==> flow/design.v <==
module HW3_FPMUL_754SP(Clk, Rst, St, FPmplier, FPmcand, Done, Ovf, Unf, FPproduct);
	input Clk, Rst, St;
	input [31:0] FPmplier, FPmcand;
	output reg [31:0] FPproduct;
	output reg Ovf, Unf, Done;
	wire [47:0] mult_out;
	wire [8:0] expo_out;		 
	reg [22:0] F;
	reg [8:0] E, E_biased;
	reg S;
	reg [1:0] state;
	assign mult_out = ({1'b1, FPmplier[22:0]}) * ({1'b1, FPmcand[22:0]});
	assign expo_out = (FPmplier[30:23] - 8'd127) + (FPmcand[30:23] - 8'd127);
	always @ (posedge Clk)	begin
		Done <= 1'b0;
		Ovf <= 1'b0;
		Unf <= 1'b0;
		if(Rst == 1'b1) begin
			state <= 2'b00;
		end
		else
		case(state)
			0: begin
				if(St == 1'b0)
					state <= 2'b00;
				else
					state <= 2'b01;
			end
			1: begin
				state <= 2'b10;
				S <= FPmplier[31] ^ FPmcand[31];
				if(FPmplier == 32'b0 || FPmcand == 32'b0) begin
					E <= 9'b0;
					E_biased <= 9'b0;
					F <= mult_out[45:23];
				end
				else if(mult_out[47] == 1'b1) begin
					E <= expo_out + 9'b1;
					E_biased <= expo_out + 9'd128;
					F <= mult_out[46:24];
				end
				else begin
					E <= expo_out;
					E_biased <= expo_out + 9'd127;
					F <= mult_out[45:23];
				end
			end
			2: begin
				state <= 2'b0;
				Done <= 1'b1;
				if(E_biased > 8'b11111110)
					Ovf <= 1'b1;
				if(E_biased < 8'b00000001)
					Unf <= 1'b1;
				FPproduct <= {S, E_biased[7:0], F};
			end
			default: begin
				if(St == 1'b0)
					state <= 2'b00;
				else
					state <= 2'b01;
			end
		endcase
	end
endmodule
Subject: tool reports on HW3_FPMUL_754SP

Hi,

Reports on HW3_FPMUL_754SP:

Tool output for the design above before and after an edit, in the order of the flow.
Lines under "unedited" count in the file above, lines under "edited" in the edited file.
"difference": "edited" minus "unedited" as printed here.
Operators: Yosys type, input widths -> output width; for muxes data width and select width s.
Cell names lack the library's common part.
The mark -- stands for no value.

* top: HW3_FPMUL_754SP
* clock port: Clk
* library: sky130hd
* corner: tt_025C_1v80

Diff:

Unified diff, file above to edited file.
This change comes from a script, not from a designer. The edited design behaves differently; no optimisation was intended.

```diff
@@ -1,7 +1,9 @@
-module HW3_FPMUL_754SP(Clk, Rst, St, FPmplier, FPmcand, Done, Ovf, Unf, FPproduct);
+module HW3_FPMUL_754SP(Clk, Rst, St, FPmplier_pin, FPmcand, Done, Ovf, Unf, FPproduct);
 	input Clk, Rst, St;
-	input [31:0] FPmplier, FPmcand;
+	input [31:0] FPmplier_pin, FPmcand;
 	output reg [31:0] FPproduct;
 	output reg Ovf, Unf, Done;
+	reg [31:0] FPmplier;
+	always @(posedge Clk) FPmplier <= FPmplier_pin;
 	wire [47:0] mult_out;
 	wire [8:0] expo_out;		 
```

Word-level counts:

Counts by Yosys on the flattened word-level netlist (proc, flatten, opt, wreduce; memories kept). Register bits leave out memories and registers merged into their read ports (data or address); mux counts leave out enables and synchronous resets folded into registers. Print and check cells are left out. Cells with the same type and inputs are merged into one.

Word-level totals
* register bits after elaboration: unedited 70, edited 102, difference +32
* latch bits: unedited 0, edited 0, difference 0
* bits in writable memories: unedited 0, edited 0, difference 0
* ROM bits: unedited 0, edited 0, difference 0
* word width x clocked read ports: unedited 0, edited 0, difference 0
* memories: unedited 0, edited 0, difference 0
* input bits: unedited 67, edited 67, difference 0
* output and inout port bits: unedited 35, edited 35, difference 0
* word-level cells: unedited 35, edited 36, difference +1

Cells by class
* $add $sub $neg: unedited 5, edited 5, difference 0
* multipliers: unedited 1, edited 1, difference 0
* divide/modulo/power cells: unedited 0, edited 0, difference 0
* $lt $le $gt $ge: unedited 2, edited 2, difference 0
* equal/unequal tests: unedited 2, edited 2, difference 0
* shift operators: unedited 0, edited 0, difference 0
* muxes and demuxes: unedited 8, edited 8, difference 0
* bitwise logic cells: unedited 3, edited 3, difference 0
* reduce/logical cells: unedited 6, edited 6, difference 0

Operators with widths
* $mux 1: unedited 4, edited 4, difference 0
* $logic_not 32->1: unedited 2, edited 2, difference 0
* $mux 23: unedited 2, edited 2, difference 0
* $not 1->1: unedited 2, edited 2, difference 0
* $reduce_and 2->1: unedited 2, edited 2, difference 0
* $sub 8x7->9 const B: unedited 2, edited 2, difference 0
* $add 9x7->9 const B: unedited 1, edited 1, difference 0
* $add 9x8->9 const B: unedited 1, edited 1, difference 0
* $add 9x9->9: unedited 1, edited 1, difference 0
* $eq 2x1->1 const B: unedited 1, edited 1, difference 0
* $eq 2x2->1 const B: unedited 1, edited 1, difference 0
* $gt 9x8->1 const B: unedited 1, edited 1, difference 0
* $logic_or 1x1->1: unedited 1, edited 1, difference 0
* $lt 9x1->1 const B: unedited 1, edited 1, difference 0
* $mul 24x24->48: unedited 1, edited 1, difference 0
* $mux 9: unedited 1, edited 1, difference 0
* $pmux 2 s2: unedited 1, edited 1, difference 0
* $reduce_or 2->1: unedited 1, edited 1, difference 0
* $xor 1x1->1: unedited 1, edited 1, difference 0

Depth:

Depth = most cells in a row (Yosys ltp): at word level without a register or memory, in the mapped netlist without a sequential cell, where the memories' decode and read muxes count.

Depth
* word-level depth: unedited 4, edited 4, difference 0
* ABC_AREA: unedited 0, edited 0
* depth in mapped cells: unedited 27, edited 28, difference +1
* gate-level depth less buffers: unedited 25, edited 25, difference 0

Mapped cells and area:

The flow's flattened synthesis, as Yosys stat reports it; memories are mapped. The netlist is that of the ABC_AREA named above (0 if unset); the other value can give another one.

Mapped netlist
* cell count: unedited 2355, edited 2406, difference +51
* mapped area (µm²): unedited 21753.4, edited 22555.4, difference +802.0
* sequential part of the area (µm²): unedited 2072.0, edited 2712.6, difference +640.6
* flip-flops: unedited 71, edited 103, difference +32
* buffers: unedited 103, edited 99, difference -4

Cell types
* dfxtp_1: unedited 6, edited 38, difference +32
* o31ai_1: unedited 5, edited 16, difference +11
* nand2_1: unedited 296, edited 306, difference +10
* xnor2_1: unedited 24, edited 14, difference -10
* nand3_1: unedited 22, edited 13, difference -9
* mux2_2: unedited 14, edited 6, difference -8
* or3_1: unedited 2, edited 9, difference +7
* and2_1: unedited 241, edited 235, difference -6
* a21o_1: unedited 15, edited 21, difference +6
* a31oi_1: unedited 9, edited 3, difference -6
* o211ai_1: unedited 6, edited 1, difference -5
* a211oi_1: unedited 5, edited 10, difference +5
* o21ai_0: unedited 25, edited 29, difference +4
* and2_2: unedited 1, edited 5, difference +4
* nor3b_1: unedited 0, edited 4, difference +4
* mux2i_1: unedited 5, edited 2, difference -3
* o21a_1: unedited 4, edited 7, difference +3
* a2111o_1: unedited 3, edited 0, difference -3

Not every row of either side is listed.

Path before layout:

Path of least setup slack by OpenSTA after synthesis, without wires, with an ideal clock, recovery checks aside; 20% of the period is set as input and as output delay. Where synthesis merged equal registers, the netlist keeps one of their names.

Timing post-synthesis
* kind: unedited input to register, edited input to register
* start point: unedited input FPmcand[12], edited input FPmcand[12]
* end point: unedited register F[18], edited register F[17]
* clock period (ns): unedited 8.6, edited 8.6, difference 0.0
* setup time (ns): unedited 0.260, edited 0.260, difference 0.000
* launch time at the first pin (ns): unedited 1.720, edited 1.720, difference 0.000
* arrival (ns): unedited 8.027, edited 8.260, difference +0.233
* slack (ns): unedited 0.313, edited 0.079, difference -0.234
* path delay (ns): unedited 6.567, edited 6.800, difference +0.233
* stages on the path: unedited 26, edited 28, difference +2
* synthesis period reached (ns): unedited 8.287, edited 8.521, difference +0.234

"path delay" is the arrival time less input delay plus setup time.
"stages on the path": output pins that drive a net of the path, with the launching flip-flop's if there is one; two outputs of one cell count as two.
"synthesis period reached" = period - worst setup slack (recovery checks aside). The figure is calculated, with input and output delays left at 20% of the set period.
Between the ends stands the longest chain of elaborated cells between them, by number of cells; it is not shown to be the way that was timed. Of several equally long chains one is given.
A line is the first line of the expression or statement that the cell stems from. Yosys adds cells for indexed reads and writes and turns some case tables into memories.
A register here has more assigning lines than the two given.

On the way, post-synthesis, unedited:
* cells stage by stage: clkbuf_1 inv_1 nor2_1 fa_1 inv_1 fa_1 inv_1 fa_1 inv_1 fa_1 inv_1 fa_1 fa_1 inv_1 fa_1 inv_1 ha_1 a21oi_1 o21ai_0 and2_1 o311a_1 a2111oi_1 o31ai_1 a21o_1 xor2_1 mux2_2
* length of the longest elaborated chain: 3

RTL lines, path post-synthesis, unedited
* start: declaration: line 3 `input [31:0] FPmplier, FPmcand;`
* $mul 24x24->48: line 12 `assign mult_out = ({1'b1, FPmplier[22:0]}) * ({1'b1, FPmcand[22:0]});`
* $mux 23: line 37 `else if(mult_out[47] == 1'b1) begin`
* $mux 23: line 32 `if(FPmplier == 32'b0 || FPmcand == 32'b0) begin`
* end: assignment: line 35 `F <= mult_out[45:23];`
* end: assignment: line 40 `F <= mult_out[46:24];`
* end: declaration: line 8 `reg [22:0] F;`

On the way, post-synthesis, edited:
* cells stage by stage: clkbuf_1 clkbuf_1 nand2_1 fa_1 inv_1 fa_1 inv_1 fa_1 inv_1 fa_1 fa_1 fa_1 inv_1 fa_1 inv_1 ha_1 buf_2 a21oi_1 o21ai_1 o31ai_1 a211oi_1 nand2_1 a31o_4 and3_4 buf_6 nor2_4 buf_6 mux2_4
* length of the longest elaborated chain: 3

RTL lines, path post-synthesis, edited
* start: declaration: line 3 `input [31:0] FPmplier_pin, FPmcand;`
* $mul 24x24->48: line 14 `assign mult_out = ({1'b1, FPmplier[22:0]}) * ({1'b1, FPmcand[22:0]});`
* $mux 23: line 39 `else if(mult_out[47] == 1'b1) begin`
* $mux 23: line 34 `if(FPmplier == 32'b0 || FPmcand == 32'b0) begin`
* end: assignment: line 37 `F <= mult_out[45:23];`
* end: assignment: line 42 `F <= mult_out[46:24];`
* end: declaration: line 10 `reg [22:0] F;`

Timing after layout:

From the final timing report of the runs of pair 1: the path of least setup slack in the routed layout; clock arrival at registers is part of the times.

Timing post-layout
* kind: unedited input to register, edited input to register
* start point: unedited input FPmcand[20], edited input FPmcand[15]
* end point: unedited register F[10], edited register F[18]
* clock period (ns): unedited 8.6, edited 8.6, difference 0.0
* setup time (ns): unedited 0.25, edited 0.24, difference -0.01
* launch time at the first pin (ns): unedited 1.72, edited 1.72, difference 0.00
* arrival (ns): unedited 8.50, edited 8.58, difference +0.08
* slack (ns): unedited 0.17, edited 0.14, difference -0.03
* stages on the path: unedited 23, edited 25, difference +2

Between the ends stands the longest chain of elaborated cells between them, by number of cells; it is not shown to be the way that was timed. Of several equally long chains one is given.
A register here has more assigning lines than the two given.

On the way, post-layout, unedited:
* cells stage by stage: clkdlybuf4s50_1 buf_4 and2_1 fa_1 inv_1 fa_1 inv_1 fa_1 fa_1 fa_1 fa_1 inv_1 fa_1 inv_2 ha_4 and3_1 nand2_1 nor3_2 o21ai_4 a2111o_1 nand3_4 buf_12 mux2_2
* length of the longest elaborated chain: 3

RTL lines, path post-layout, unedited
* start: declaration: line 3 `input [31:0] FPmplier, FPmcand;`
* $mul 24x24->48: line 12 `assign mult_out = ({1'b1, FPmplier[22:0]}) * ({1'b1, FPmcand[22:0]});`
* $mux 23: line 37 `else if(mult_out[47] == 1'b1) begin`
* $mux 23: line 32 `if(FPmplier == 32'b0 || FPmcand == 32'b0) begin`
* end: assignment: line 35 `F <= mult_out[45:23];`
* end: assignment: line 40 `F <= mult_out[46:24];`
* end: declaration: line 8 `reg [22:0] F;`

On the way, post-layout, edited:
* cells stage by stage: clkdlybuf4s50_1 buf_6 buf_12 nand2_1 fa_1 inv_1 fa_1 fa_1 fa_1 fa_1 fa_1 inv_1 fa_1 inv_1 ha_4 nand4_1 nor4_4 nor3b_4 nor4_4 buf_4 buf_4 o31ai_4 a21oi_2 xnor2_1 mux2_4
* length of the longest elaborated chain: 3

RTL lines, path post-layout, edited
* start: declaration: line 3 `input [31:0] FPmplier_pin, FPmcand;`
* $mul 24x24->48: line 14 `assign mult_out = ({1'b1, FPmplier[22:0]}) * ({1'b1, FPmcand[22:0]});`
* $mux 23: line 39 `else if(mult_out[47] == 1'b1) begin`
* $mux 23: line 34 `if(FPmplier == 32'b0 || FPmcand == 32'b0) begin`
* end: assignment: line 37 `F <= mult_out[45:23];`
* end: assignment: line 42 `F <= mult_out[46:24];`
* end: declaration: line 10 `reg [22:0] F;`

Measured runs:

Both versions went through the flow (Yosys, OpenROAD) with the same settings in each pair. Constraints: input delay and output delay 20% of the set period each, output load 0.01 pF.

Flow settings, pair 1:
* period_ns: 8.6
* CAP_MARGIN: 20
* CORE_MARGIN: 2
* CORE_UTILIZATION: 40
* SLEW_MARGIN: 20

Measured results, pair 1
* cell area after synthesis (µm²): unedited 21753.4, edited 22555.4, difference +802.0
* full die area (µm²): unedited 56263.8, edited 58302.9, difference +2039.1
* standard-cell area of the final layout (µm²): unedited 27331.2, edited 27656.5, difference +325.3
* post-route utilization (%): unedited 50.8, edited 49.3, difference -1.5
* lowest setup slack (ns): unedited 0.168, edited 0.135, difference -0.033
* setup TNS (ns): unedited 0.000, edited 0.000, difference 0.000
* worst hold slack in the final report (ns): unedited 0.416, edited 0.428, difference +0.012
* period achieved (ns): unedited 8.432, edited 8.465, difference +0.033

"period achieved": clock period set for the run, less the worst setup slack. It is reckoned from that one timing run; input and output delays stay at 20% of the period that was set.

Regards
